==> flow/design.v <==
module CS(clk, reset, X, Y);
	input clk, reset; 
	input [7:0] X;
	output [9:0] Y;
	reg [9:0] X1,X2, X3, X4, X5, X6, X7, X8, X9;
	wire[9:0] avg_w;
	reg [9:0] avg;
	reg [9:0] appr;
	wire[9:0] Y_keep_w;
	reg [9:0] Y;
	reg [12:0] avg_dividend;
	reg [12:0] Y_dividend;
	reg [12:0] total_num;
	reg [9:0] least;
	wire [12:0] avg_dis = 13'd9;
	wire [12:0] Y_dis = 13'd8;
	always @(negedge clk) begin
		if(reset) begin
			X1 <= 0; X2 <= 0; X3 <= 0; X4 <= 0; X5 <= 0; X6 <= 0; X7 <= 0; X8 <= 0; X9 <= 0;
			avg_dividend <= 0;
			total_num <= 0;
		end  
		else begin 
			if (total_num < 9)
				total_num <= total_num + 1;
			X1 <= X2;
			X2 <= X3;
			X3 <= X4;
			X4 <= X5;
			X5 <= X6;
			X6 <= X7;
			X7 <= X8;
			X8 <= X9;
			X9 <= X;
			avg_dividend <= X2+X3+X4+X5+X6+X7+X8+X9+X; 	
		end  
	end  
	calc c1(avg_dividend, avg_dis, avg_w);
	always @(*) begin
		avg = avg_w;
		appr = X1;
		least = 1000;
		if( (avg >= X1) && (avg - X1) < least) begin
			appr = X1;
			least = avg - X1;
		end
		if(avg >= X2 && (avg - X2) < least) begin
			appr = X2;
			least = avg - X2;
		end
		if(avg >= X3 && (avg - X3) < least) begin
			appr = X3;
			least = avg - X3;
		end
		if(avg >= X4 && (avg - X4) < least) begin
			appr = X4;
			least = avg - X4;
		end
		if(avg >= X5 && (avg - X5) < least) begin
			appr = X5;
			least = avg - X5;
		end
		if(avg >= X6 && (avg - X6) < least) begin
			appr = X6;
			least = avg - X6;
		end
		if(avg >= X7 && (avg - X7) < least) begin
			appr = X7;
			least = avg - X7;
		end
		if(avg >= X8 && (avg - X8) < least) begin
			appr = X8;
			least = avg - X8;
		end
		if(avg >= X9 && (avg - X9) < least) begin
			appr = X9;
			least = avg - X9;
		end
		Y_dividend = avg_dividend + avg_dis*appr;
	end  
	calc c2(Y_dividend, Y_dis, Y_keep_w);	
	always @(posedge clk) begin
		if (total_num >= 9)
			Y <= Y_keep_w;
	end 
endmodule
module  calc
    #(parameter width=13)   
	(dividend, divisor, merchant);
	input [width-1:0]       dividend;   
	input [width-1:0]       divisor;   
	output [width-1:0]      merchant;   
	reg [width-1:0]     	temp_dividend;  
	reg [width-1:0]      	temp_divisor;  
	reg [2*width-1:0]    	temp_did;
	reg [2*width-1:0]   	temp_dis;
	reg [width-1:0]      	merchant;   
	reg [width-1:0]      	remainder;   
	integer 		i;
    always @(*) begin
		temp_dividend = dividend;
		temp_divisor = divisor;	
	end
    always @(*) begin
		temp_did = {{width{1'b0}}, temp_dividend};
		temp_dis = {temp_divisor, {width{1'b0}}};
		for(i = 0; i < width; i = i +1) begin
			temp_did = temp_did << 1;
			if(temp_did >= temp_dis) 
				temp_did = temp_did - temp_dis + 1'b1;
			else 
				temp_did = temp_did;
		end  
		merchant = temp_did[width-1:0];
		remainder = temp_did[width*2-1: width];
	end  
endmodule
---- Reports on CS ----
What the tools print for CS, step after step.
Line numbers count from 1 in the design file above.
Library cell names are shortened.
Not given: --
design
  top module .............................. CS
  clock ................................... clk
  standard-cell library ................... sky130hd
  library corner .......................... tt_025C_1v80

---- Word level ----
Source: Yosys, flattened and elaborated, memories not mapped. Widths are those after wreduce. Registers that Yosys merges into a memory's read port (data or address) are not register bits. Print and check cells do not count. Equal cells are merged and count once.
cells by class
  muxes and demuxes ....................... 42
  reduce/logical cells .................... 9
  multipliers ............................. 1
  add/sub/neg operators ................... 71
  magnitude comparators ................... 46
operators with widths
  cell                                                                    count
  26-bit by 17-bit >= comparator with 1-bit output with constant B        24
  25-bit by 1-bit adder with 25-bit output with constant B                24
  25-bit two-way mux                                                      24
  25-bit by 17-bit subtractor with 25-bit output with constant B          22
  10-bit two-way mux                                                      18
  10-bit subtractor                                                       9
  10-bit >= comparator                                                    9
  10-bit less-than comparator                                             8
  13-bit by 10-bit adder with 13-bit output                               4
  4-bit by 10-bit multiplier with 13-bit output with constant A           1
  14-bit by 17-bit subtractor with 18-bit output with constant B          2
  14-bit by 17-bit >= comparator with 1-bit output with constant B        2
  10-bit by 1-bit adder with 10-bit output with constant B                2
  10-bit by 1-bit subtractor with 10-bit output with constant B           2
  12-bit by 10-bit adder with 13-bit output                               1
  13-bit by 1-bit adder with 13-bit output with constant B                1
  13-bit adder                                                            1
  13-bit by 4-bit >= comparator with 1-bit output with constant B         1
  13-bit by 4-bit less-than comparator with 1-bit output with constant B  1
  13-bit by 8-bit adder with 13-bit output                                1
  11-bit by 10-bit adder with 12-bit output                               1
  10-bit by 10-bit adder with 11-bit output                               1
  10-bit less-than comparator with constant B                             1
  1-bit logical AND                                                       9
storage and ports
  elaborated cells ........................ 183
  input port bits ......................... 10
  output and inout port bits .............. 10
  register bits ........................... 126

---- Longest topological paths ----
Longest topological path by Yosys (ltp), each cell counted once; first at word level (registers and memories cut), then after technology mapping (sequential cells cut; the memories' decode and read muxes count).
logic depth
  word-level depth ........................ 108
  ABC_AREA ................................ 1
  gate-level depth with buffers ........... 231
  gate-level depth less buffers ........... 222

---- After synthesis ----
The flow's flattened synthesis, as Yosys stat reports it; memories are mapped. The netlist is that of the ABC_AREA named above (0 if unset); the other value can give another one.
synthesis totals
  cell area after synthesis ............... 15,534.9 sq um
  area of sequential cells ................ 2,242.2 sq um
  cells in the netlist .................... 2,329
  flip-flop cells ......................... 107
  buffers ................................. 38
cells by type
  cell type  count  area in all (sq um)
  ha_1       192    2.4E+03
  dfxtp_1    97     1.94E+03
  nand2_1    512    1.92E+03
  inv_1      387    1.45E+03
  fa_1       69     1.38E+03
  nor2_1     213    799.517
  o21ai_0    143    715.686
  xor2_1     75     656.88
  a21oi_1    128    640.614
  nand3_1    126    630.605
  nand4_1    50     312.8
  edfxtp_1   10     300.288
  xnor2_1    22     192.685
  nand2_2    29     181.424
  o211ai_1   19     142.637
  nor2_2     22     137.632
  o21bai_1   18     135.13
  nand3_2    13     130.125
Other cell types: 46; their cells: 204.

Measured data: module CS, platform sky130hd, 4 stored runs of the flow under differing settings, order arbitrary. Input and output delays are each 20% of the period that was set; the output load is 0.01 pF.

---- flow run A ----
settings
  ABC_AREA = 1
  CAP_MARGIN = 0
  CELL_PAD_IN_SITES_DETAIL_PLACEMENT = 2
  CELL_PAD_IN_SITES_GLOBAL_PLACEMENT = 1
  CORE_UTILIZATION = 35
  CTS_CLUSTER_DIAMETER = 170
  MAX_ROUTING_LAYER = met4
  MIN_ROUTING_LAYER = met2
  PLACE_DENSITY = 0.53
  period_ns = 97.5
  CORE_MARGIN = 2
  SLEW_MARGIN = 20
results
  worst setup slack after layout .......... 9,123 ps
  lowest hold slack ....................... 428 ps
  synthesized cell area ................... 15,534.9 sq um
  full die area ........................... 46,087.5 sq um
  utilization after layout ................ 0.386

---- flow run B ----
settings
  ABC_AREA = 1
  CELL_PAD_IN_SITES_GLOBAL_PLACEMENT = 3
  CORE_ASPECT_RATIO = 0.93
  CORE_UTILIZATION = 46
  GPL_ROUTABILITY_DRIVEN = 1
  MIN_ROUTING_LAYER = met2
  PLACE_DENSITY_LB_ADDON = 0.3
  SETUP_SLACK_MARGIN = 5.0
  TNS_END_PERCENT = 15
  period_ns = 49.7
  CAP_MARGIN = 20
  CORE_MARGIN = 2
  SLEW_MARGIN = 20
results
  unfinished; error FLW-0024 in placement

---- flow run C ----
settings
  CAP_MARGIN = 5
  CELL_PAD_IN_SITES_DETAIL_PLACEMENT = 2
  CELL_PAD_IN_SITES_GLOBAL_PLACEMENT = 2
  CORE_MARGIN = 4
  CORE_UTILIZATION = 30
  CTS_CLUSTER_DIAMETER = 203
  CTS_CLUSTER_SIZE = 61
  GPL_ROUTABILITY_DRIVEN = 1
  GPL_TIMING_DRIVEN = 0
  MAX_ROUTING_LAYER = met5
  MIN_ROUTING_LAYER = met1
  PLACE_DENSITY_LB_ADDON = 0.21
  SETUP_SLACK_MARGIN = 5.0
  TNS_END_PERCENT = 60
  period_ns = 63.8
  SLEW_MARGIN = 20
results
  worst setup slack after layout .......... -1,102 ps
  lowest hold slack ....................... 461 ps
  synthesized cell area ................... 15,881.5 sq um
  full die area ........................... 56,684.5 sq um
  utilization after layout ................ 0.428

---- flow run D ----
settings
  CAP_MARGIN = 15
  CORE_MARGIN = 8
  CORE_UTILIZATION = 22
  CTS_CLUSTER_SIZE = 64
  MAX_ROUTING_LAYER = met4
  PLACE_DENSITY_LB_ADDON = 0.28
  SLEW_MARGIN = 35
  TNS_END_PERCENT = 40
  period_ns = 98.7
results
  worst setup slack after layout .......... 9,750 ps
  lowest hold slack ....................... 459 ps
  synthesized cell area ................... 15,881.5 sq um
  full die area ........................... 81,042.7 sq um
  utilization after layout ................ 0.25
